==> flow/design.v <==
`timescale 1ns / 1ps
module cordic_advanced #(
    parameter DATA_WIDTH = 18,           
    parameter ANGLE_WIDTH = 32,          
    parameter ITERATIONS = 18,           
    parameter PIPELINE_STAGES = 18       
)(
    input  wire                         clk,
    input  wire                         rst_n,
    input  wire                         enable,
    input  wire signed [DATA_WIDTH-1:0] x_in,
    input  wire signed [DATA_WIDTH-1:0] y_in,
    input  wire signed [ANGLE_WIDTH-1:0] z_in,           
    input  wire                         data_valid_in,
    output wire                         data_ready_out,
    output wire signed [DATA_WIDTH:0]   x_out,
    output wire signed [DATA_WIDTH:0]   y_out,
    output wire signed [ANGLE_WIDTH-1:0] z_out,
    output wire                         data_valid_out,
    input  wire                         data_ready_in,
    output wire                         overflow,
    output wire [15:0]                  iterations_count,
    output wire [31:0]                  throughput_counter
);
    localparam real CORDIC_GAIN = 1.646760258121;
    localparam signed [DATA_WIDTH-1:0] K_INVERSE = 
        (DATA_WIDTH == 16) ? 16'd19898 :
        (DATA_WIDTH == 18) ? 18'd79593 :
        (DATA_WIDTH == 20) ? 20'd318371 : 16'd19898;
    function [ANGLE_WIDTH-1:0] atan_lut;
        input integer idx;
        begin
            case(idx)
                0:  atan_lut = 32'h20000000;   
                1:  atan_lut = 32'h12E4051E;   
                2:  atan_lut = 32'h09FB385B;   
                3:  atan_lut = 32'h051111D4;   
                4:  atan_lut = 32'h028B0D43;   
                5:  atan_lut = 32'h0145D7E1;   
                6:  atan_lut = 32'h00A2F61E;   
                7:  atan_lut = 32'h00517C55;   
                8:  atan_lut = 32'h0028BE53;   
                9:  atan_lut = 32'h00145F2E;   
                10: atan_lut = 32'h000A2F98;   
                11: atan_lut = 32'h000517CC;   
                12: atan_lut = 32'h00028BE6;   
                13: atan_lut = 32'h000145F3;   
                14: atan_lut = 32'h0000A2F9;
                15: atan_lut = 32'h0000517D;
                16: atan_lut = 32'h000028BE;
                17: atan_lut = 32'h0000145F;
                18: atan_lut = 32'h00000A2F;
                19: atan_lut = 32'h00000518;
                20: atan_lut = 32'h0000028C;
                21: atan_lut = 32'h00000146;
                22: atan_lut = 32'h000000A3;
                23: atan_lut = 32'h00000051;
                24: atan_lut = 32'h00000028;
                25: atan_lut = 32'h00000014;
                26: atan_lut = 32'h0000000A;
                27: atan_lut = 32'h00000005;
                28: atan_lut = 32'h00000002;
                29: atan_lut = 32'h00000001;
                default: atan_lut = 32'h00000000;
            endcase
        end
    endfunction
    reg signed [DATA_WIDTH:0]   x_pipe [0:PIPELINE_STAGES];
    reg signed [DATA_WIDTH:0]   y_pipe [0:PIPELINE_STAGES];
    reg signed [ANGLE_WIDTH-1:0] z_pipe [0:PIPELINE_STAGES];
    reg                         valid_pipe [0:PIPELINE_STAGES];
    reg [15:0] iteration_counter;
    reg [31:0] throughput_cnt;
    reg        overflow_flag;
    assign data_ready_out = enable;
    assign data_valid_out = valid_pipe[PIPELINE_STAGES];
    assign iterations_count = iteration_counter;
    assign throughput_counter = throughput_cnt;
    assign overflow = overflow_flag;
    wire [1:0] quadrant;
    assign quadrant = z_in[ANGLE_WIDTH-1:ANGLE_WIDTH-2];
    always @(posedge clk or negedge rst_n) begin
        if (!rst_n) begin
            x_pipe[0] <= 0;
            y_pipe[0] <= 0;
            z_pipe[0] <= 0;
            valid_pipe[0] <= 0;
        end else if (enable && data_valid_in) begin
            valid_pipe[0] <= 1'b1;
            case (quadrant)
                2'b00, 2'b11: begin   
                    x_pipe[0] <= {x_in[DATA_WIDTH-1], x_in};
                    y_pipe[0] <= {y_in[DATA_WIDTH-1], y_in};
                    z_pipe[0] <= z_in;
                end
                2'b01: begin   
                    x_pipe[0] <= -{y_in[DATA_WIDTH-1], y_in};
                    y_pipe[0] <= {x_in[DATA_WIDTH-1], x_in};
                    z_pipe[0] <= {2'b00, z_in[ANGLE_WIDTH-3:0]};
                end
                2'b10: begin   
                    x_pipe[0] <= {y_in[DATA_WIDTH-1], y_in};
                    y_pipe[0] <= -{x_in[DATA_WIDTH-1], x_in};
                    z_pipe[0] <= {2'b11, z_in[ANGLE_WIDTH-3:0]};
                end
            endcase
        end else if (enable) begin
            valid_pipe[0] <= 0;
        end
    end
    genvar i;
    generate
        for (i = 0; i < PIPELINE_STAGES; i = i + 1) begin : cordic_pipeline
            wire decision_sign;
            wire signed [DATA_WIDTH:0] x_shifted, y_shifted;
            assign x_shifted = x_pipe[i] >>> i;
            assign y_shifted = y_pipe[i] >>> i;
            assign decision_sign = z_pipe[i][ANGLE_WIDTH-1];
            always @(posedge clk or negedge rst_n) begin
                if (!rst_n) begin
                    x_pipe[i+1] <= 0;
                    y_pipe[i+1] <= 0;
                    z_pipe[i+1] <= 0;
                    valid_pipe[i+1] <= 0;
                end else if (enable) begin
                    valid_pipe[i+1] <= valid_pipe[i];
                    if (valid_pipe[i]) begin
                        if (decision_sign) begin   
                            x_pipe[i+1] <= x_pipe[i] + y_shifted;
                            y_pipe[i+1] <= y_pipe[i] - x_shifted;
                            z_pipe[i+1] <= z_pipe[i] + atan_lut(i);
                        end else begin   
                            x_pipe[i+1] <= x_pipe[i] - y_shifted;
                            y_pipe[i+1] <= y_pipe[i] + x_shifted;
                            z_pipe[i+1] <= z_pipe[i] - atan_lut(i);
                        end
                    end else begin
                        x_pipe[i+1] <= x_pipe[i];
                        y_pipe[i+1] <= y_pipe[i];
                        z_pipe[i+1] <= z_pipe[i];
                    end
                end
            end
        end
    endgenerate
    assign x_out = x_pipe[PIPELINE_STAGES];
    assign y_out = y_pipe[PIPELINE_STAGES];
    assign z_out = z_pipe[PIPELINE_STAGES];
    always @(posedge clk or negedge rst_n) begin
        if (!rst_n) begin
            overflow_flag <= 0;
        end else begin
            if (valid_pipe[PIPELINE_STAGES]) begin
                overflow_flag <= (x_pipe[PIPELINE_STAGES] == {1'b1, {DATA_WIDTH{1'b0}}}) ||
                                 (y_pipe[PIPELINE_STAGES] == {1'b1, {DATA_WIDTH{1'b0}}});
            end
        end
    end
    always @(posedge clk or negedge rst_n) begin
        if (!rst_n) begin
            iteration_counter <= 0;
            throughput_cnt <= 0;
        end else begin
            if (data_valid_in && enable)
                iteration_counter <= iteration_counter + 1;
            if (data_valid_out && data_ready_in)
                throughput_cnt <= throughput_cnt + 1;
        end
    end
endmodule
module cordic_sincos #(
    parameter DATA_WIDTH = 18,
    parameter ANGLE_WIDTH = 32,
    parameter PIPELINE_STAGES = 18
)(
    input  wire                         clk,
    input  wire                         rst_n,
    input  wire                         enable,
    input  wire signed [ANGLE_WIDTH-1:0] angle,
    input  wire                         angle_valid,
    output wire                         angle_ready,
    output wire signed [DATA_WIDTH:0]   cos_out,
    output wire signed [DATA_WIDTH:0]   sin_out,
    output wire                         result_valid,
    input  wire                         result_ready
);
    localparam signed [DATA_WIDTH-1:0] K_INV = 
        (DATA_WIDTH == 16) ? 16'd19898 :
        (DATA_WIDTH == 18) ? 18'd79593 :
        (DATA_WIDTH == 20) ? 20'd318371 : 16'd19898;
    wire overflow;
    wire [15:0] iter_count;
    wire [31:0] throughput;
    cordic_advanced #(
        .DATA_WIDTH(DATA_WIDTH),
        .ANGLE_WIDTH(ANGLE_WIDTH),
        .ITERATIONS(PIPELINE_STAGES),
        .PIPELINE_STAGES(PIPELINE_STAGES)
    ) cordic_core (
        .clk(clk),
        .rst_n(rst_n),
        .enable(enable),
        .x_in(K_INV),
        .y_in({DATA_WIDTH{1'b0}}),
        .z_in(angle),
        .data_valid_in(angle_valid),
        .data_ready_out(angle_ready),
        .x_out(cos_out),
        .y_out(sin_out),
        .z_out(),
        .data_valid_out(result_valid),
        .data_ready_in(result_ready),
        .overflow(overflow),
        .iterations_count(iter_count),
        .throughput_counter(throughput)
    );
endmodule
Reports on cordic_advanced. The steps from the RTL of cordic_advanced to its reports follow in flow order. Line numbers count from 1 in the design file above. Operators: Yosys type, input widths -> output width; for muxes data width and select width s. The mark -- stands for no value.

Top module: cordic_advanced. Clock input: clk. Cell library: sky130hd. Timing corner: tt_025C_1v80.

Word-level counts. Yosys after proc, flatten, opt, wreduce and memory -nomap, before mapping. Print and check cells are not counted. Equal cells are merged and count once.

Flip-flop bits (word level): 1398. The figure for bits in latches is 0. For RAM bits the number is 0. The entry for memory bits (read-only) reads 0. Under clocked read ports x word width stands 0. The figure for memory cells is 0. Under bits of input ports stands 73. The figure for output and inout port bits is 121. The entry for word-level cells reads 314.

The figure for add/sub/neg operators is 111. The entry for multiply operators reads 0. Divide/modulo/power cells: 0. The entry for order comparisons reads 0. For equality and inequality tests the number is 5. Under shift operators stands 0. Muxes and demuxes: 113. The entry for bitwise operators reads 0. For reductions and logical operators the number is 6.

Operator list (number): $mux 19 (72); $mux 32 (36); $pmux 19 s3 (2); $pmux 32 s3 (1); $add 19x10->19 (2); $sub 19x10->19 (2); $add 19x11->19 (2); $sub 19x11->19 (2); $add 19x12->19 (2); $sub 19x12->19 (2); $add 19x13->19 (2); $sub 19x13->19 (2); $add 19x14->19 (2); $sub 19x14->19 (2); $add 19x15->19 (2); $sub 19x15->19 (2); $add 19x16->19 (2); $sub 19x16->19 (2); $add 19x17->19 (2); $sub 19x17->19 (2); $add 19x18->19 (2); $sub 19x18->19 (2); $sub 19x19->19 (2); $eq 19x19->1 const B (2); $add 19x2->19 (2); $sub 19x2->19 (2); $add 19x3->19 (2); $sub 19x3->19 (2).

Other operator kinds: 60; their cells: 76.

Longest topological paths. Longest topological path by Yosys (ltp), each cell counted once; first at word level (registers and memories cut), then after technology mapping (sequential cells cut; the memories' decode and read muxes count).

For depth in word-level cells the number is 3. The figure for ABC_AREA is 0. Under mapped depth stands 18. For mapped depth without buffers the number is 18.

Synthesis result. Source: synth_stat.txt of the flow (Yosys; design flattened, memories mapped). It holds for the ABC_AREA given above (unset counts as 0); a run with the other value may have another netlist. Totals and module areas in this step are rounded.

Cell types: sky130_fd_sc_hd__dfrtp_1 (number 1398, area in all 3.5E+04 um^2); sky130_fd_sc_hd__ha_1 (number 1266, area in all 1.58E+04 um^2); sky130_fd_sc_hd__a21oi_1 (number 2076, area in all 1.04E+04 um^2); sky130_fd_sc_hd__xnor2_1 (number 908, area in all 7.95E+03 um^2); sky130_fd_sc_hd__mux2i_1 (number 776, area in all 7767.45 um^2); sky130_fd_sc_hd__nor2_1 (number 1896, area in all 7.12E+03 um^2); sky130_fd_sc_hd__a21o_1 (number 551, area in all 4.14E+03 um^2); sky130_fd_sc_hd__xor2_1 (number 376, area in all 3.29E+03 um^2); sky130_fd_sc_hd__nand2_1 (number 841, area in all 3.16E+03 um^2); sky130_fd_sc_hd__o21ai_0 (number 582, area in all 2.91E+03 um^2); sky130_fd_sc_hd__inv_1 (number 544, area in all 2.04E+03 um^2); sky130_fd_sc_hd__clkbuf_1 (number 525, area in all 1970.64 um^2); sky130_fd_sc_hd__nand3_1 (number 313, area in all 1.57E+03 um^2); sky130_fd_sc_hd__nor3_1 (number 294, area in all 1.47E+03 um^2); sky130_fd_sc_hd__a211oi_1 (number 178, area in all 1.34E+03 um^2); sky130_fd_sc_hd__nor2b_1 (number 192, area in all 1.2E+03 um^2); sky130_fd_sc_hd__a31oi_1 (number 185, area in all 1157.36 um^2); sky130_fd_sc_hd__fa_1 (number 55, area in all 1.1E+03 um^2).

Other cell types: 80; their cells: 1970.

The figure for mapped cells is 14926. For chip area (Yosys) the number is 124000 um^2. The figure for sequential part of the area is 35000 um^2. The entry for flip-flops reads 1398. The entry for buffers reads 636.

Worst setup path after synthesis. Path of least setup slack by OpenSTA after synthesis, without wires, with an ideal clock, recovery checks aside; 20% of the period is set as input and as output delay. Where synthesis merged equal registers, the netlist keeps one of their names.

Path type: flip-flop to flip-flop. Start point: register z_pipe[7][31]. End point: register z_pipe[8][30]. The figure for clock period is 4.5 ns. Under setup time stands 0.126 ns. The figure for time at the first pin is 0.000 ns. Under data arrival time stands 3.976 ns. For data required time the number is 4.374 ns. For slack the number is 0.397 ns. The entry for path delay reads 4.102 ns. Under driving pins on the path stands 16. For buffers on the path the number is 2. Under synthesis period reached stands 4.103 ns.

"path delay" = arrival - input delay + setup time. "driving pins on the path" counts driving pins, that of a launching flip-flop among them; a cell with two outputs on the path counts twice. "synthesis period reached" is the clock period less the worst setup slack; recovery checks do not enter. This is arithmetic on one report: input and output delays are still those of the set period (20% each). The rows between start and end are the longest chain of elaborated cells between them; the timing report does not say that the signal goes this way. Where chains are equally long, one stands for them. Each line given opens the expression or statement behind the cell; cells for indexed reads and writes are added by Yosys, which also makes memories of some case tables. At most two assigning lines are given for a register; there are more.

Path through: sky130_fd_sc_hd__dfrtp_1 > sky130_fd_sc_hd__clkbuf_1 > sky130_fd_sc_hd__clkbuf_1 > sky130_fd_sc_hd__inv_1 > sky130_fd_sc_hd__fa_1 > sky130_fd_sc_hd__a21o_1 > sky130_fd_sc_hd__a21oi_2 > sky130_fd_sc_hd__o21ai_1 > sky130_fd_sc_hd__a311oi_2 > sky130_fd_sc_hd__o21ai_1 > sky130_fd_sc_hd__a22oi_2 > sky130_fd_sc_hd__a211oi_1 > sky130_fd_sc_hd__a21o_1 > sky130_fd_sc_hd__a221oi_2 > sky130_fd_sc_hd__mux2i_1 > sky130_fd_sc_hd__a311o_1. Cells in the longest elaborated chain: 2. Elaborated cells on any way between the ends: 2. The entry for source lines of those cells reads 2. Those cells by class: mux (2).

Ends and longest elaborated chain, post-synthesis: start: declaration (RTL line 70) `reg signed [ANGLE_WIDTH-1:0] z_pipe [0:PIPELINE_STAGES];`; start: assignment (RTL line 131) `z_pipe[i+1] <= z_pipe[i] + atan_lut(i);`; start: assignment (RTL line 135) `z_pipe[i+1] <= z_pipe[i] - atan_lut(i);`; $mux 32 (RTL line 128) `if (decision_sign) begin`; $mux 32 (RTL line 127) `if (valid_pipe[i]) begin`; end: assignment (RTL line 131); end: assignment (RTL line 135); end: declaration (RTL line 70).

Path in the finished layout. Path of least setup slack in the final report of flow run A (OpenROAD, finished layout, wires in). Where an end is a register, its clock arrival counts in the times.

Path type: flip-flop to flip-flop. Start point: register z_pipe[1][31]. End point: register z_pipe[2][31]. The figure for clock period is 6.37 ns. Under setup time stands 0.11 ns. The figure for time at the first pin is 0.93 ns. Under data arrival time stands 5.51 ns. For data required time the number is 7.18 ns. For slack the number is 1.67 ns. Under driving pins on the path stands 14. For buffers on the path the number is 1.

The rows between start and end are the longest chain of elaborated cells between them; the timing report does not say that the signal goes this way. Where chains are equally long, one stands for them. At most two assigning lines are given for a register; there are more.

Path through: sky130_fd_sc_hd__dfrtp_2 > sky130_fd_sc_hd__inv_1 > sky130_fd_sc_hd__buf_4 > sky130_fd_sc_hd__ha_1 > sky130_fd_sc_hd__o21a_1 > sky130_fd_sc_hd__o21a_1 > sky130_fd_sc_hd__o2111a_1 > sky130_fd_sc_hd__o31ai_1 > sky130_fd_sc_hd__a21oi_1 > sky130_fd_sc_hd__o31ai_1 > sky130_fd_sc_hd__o22ai_1 > sky130_fd_sc_hd__o41a_1 > sky130_fd_sc_hd__a2111o_1 > sky130_fd_sc_hd__nand2_1. Cells in the longest elaborated chain: 3. Elaborated cells on any way between the ends: 4. The entry for source lines of those cells reads 4. Those cells by class: add/sub (2); mux (2).

Ends and longest elaborated chain, after layout: start: declaration (RTL line 70) `reg signed [ANGLE_WIDTH-1:0] z_pipe [0:PIPELINE_STAGES];`; start: assignment (RTL line 131) `z_pipe[i+1] <= z_pipe[i] + atan_lut(i);`; start: assignment (RTL line 135) `z_pipe[i+1] <= z_pipe[i] - atan_lut(i);`; $sub 32x29->32 (RTL line 135); $mux 32 (RTL line 128) `if (decision_sign) begin`; $mux 32 (RTL line 127) `if (valid_pipe[i]) begin`; end: assignment (RTL line 131); end: assignment (RTL line 135); end: declaration (RTL line 70).

Memo
Re: implementation data of cordic_advanced

cordic_advanced through Yosys and OpenROAD on sky130hd: 5 stored runs, unordered, with their settings and measured results. The constraints put input and output delay at 20% of the set period each and load the outputs with 0.01 pF. "period reached": clock period set for the run, less the worst setup slack. It is reckoned from that one timing run; input and output delays stay at 20% of the period that was set. Results are given in rounded form.

Flow run A has these settings: CELL_PAD_IN_SITES_DETAIL_PLACEMENT 1; CELL_PAD_IN_SITES_GLOBAL_PLACEMENT 3; CORE_ASPECT_RATIO 1.37; CORE_MARGIN 9; CORE_UTILIZATION 15; CTS_CLUSTER_SIZE 14; GPL_ROUTABILITY_DRIVEN 0; GPL_TIMING_DRIVEN 1; MAX_ROUTING_LAYER met4; MIN_ROUTING_LAYER met1; PLACE_DENSITY_LB_ADDON 0.18; SETUP_SLACK_MARGIN 1.46; SLEW_MARGIN 40; TNS_END_PERCENT 95; period_ns 6.37; CAP_MARGIN 20. The netlist area reported by Yosys is 124,000 um^2. The setup total negative slack reads 0.000 ns. The period reached is 4.697 ns. The measured standard-cell area after layout is 147,000 um^2. The final design utilization comes to 17.8%. The overall die area is 859,000 um^2. The worst setup slack after layout comes to 1.67 ns.

Flow run B has these settings: CELL_PAD_IN_SITES_DETAIL_PLACEMENT 1; CORE_ASPECT_RATIO 0.64; CORE_MARGIN 10; CORE_UTILIZATION 72; CTS_CLUSTER_DIAMETER 358; CTS_CLUSTER_SIZE 69; GPL_ROUTABILITY_DRIVEN 0; GPL_TIMING_DRIVEN 0; MAX_ROUTING_LAYER met4; MIN_ROUTING_LAYER met2; PLACE_DENSITY 0.7; SLEW_MARGIN 5; period_ns 4.5; CAP_MARGIN 20. Outcome: not finished: placement ended with error DPL-0033.

Flow run C has these settings: CORE_UTILIZATION 38; period_ns 4.32; CAP_MARGIN 20; CORE_MARGIN 2; SLEW_MARGIN 20. The netlist area reported by Yosys is 124,000 um^2. The setup total negative slack reads 0.000 ns. The period reached is 4.015 ns. The measured standard-cell area after layout is 138,000 um^2. The final design utilization comes to 42.4%. The overall die area is 331,000 um^2. The worst setup slack after layout comes to 0.305 ns.

Flow run D has these settings: CELL_PAD_IN_SITES_GLOBAL_PLACEMENT 3; CORE_MARGIN 9; CORE_UTILIZATION 15; CTS_CLUSTER_SIZE 14; GPL_ROUTABILITY_DRIVEN 0; GPL_TIMING_DRIVEN 1; MAX_ROUTING_LAYER met4; MIN_ROUTING_LAYER met1; PLACE_DENSITY_LB_ADDON 0.18; SETUP_SLACK_MARGIN 1.46; SLEW_MARGIN 20; TNS_END_PERCENT 95; period_ns 6.37; CAP_MARGIN 20. The netlist area reported by Yosys is 124,000 um^2. The setup total negative slack reads 0.000 ns. The period reached is 4.578 ns. The measured standard-cell area after layout is 146,000 um^2. The final design utilization comes to 17.8%. The overall die area is 859,000 um^2. The worst setup slack after layout comes to 1.79 ns.

Flow run E has these settings: CELL_PAD_IN_SITES_DETAIL_PLACEMENT 1; CORE_MARGIN 9; CTS_CLUSTER_DIAMETER 244; CTS_CLUSTER_SIZE 69; MAX_ROUTING_LAYER met4; period_ns 4.5; CAP_MARGIN 20; CORE_UTILIZATION 40; SLEW_MARGIN 20. The netlist area reported by Yosys is 124,000 um^2. The setup total negative slack reads 0.000 ns. The period reached is 4.259 ns. The measured standard-cell area after layout is 132,000 um^2. The final design utilization comes to 42.8%. The overall die area is 330,000 um^2. The worst setup slack after layout comes to 0.241 ns.
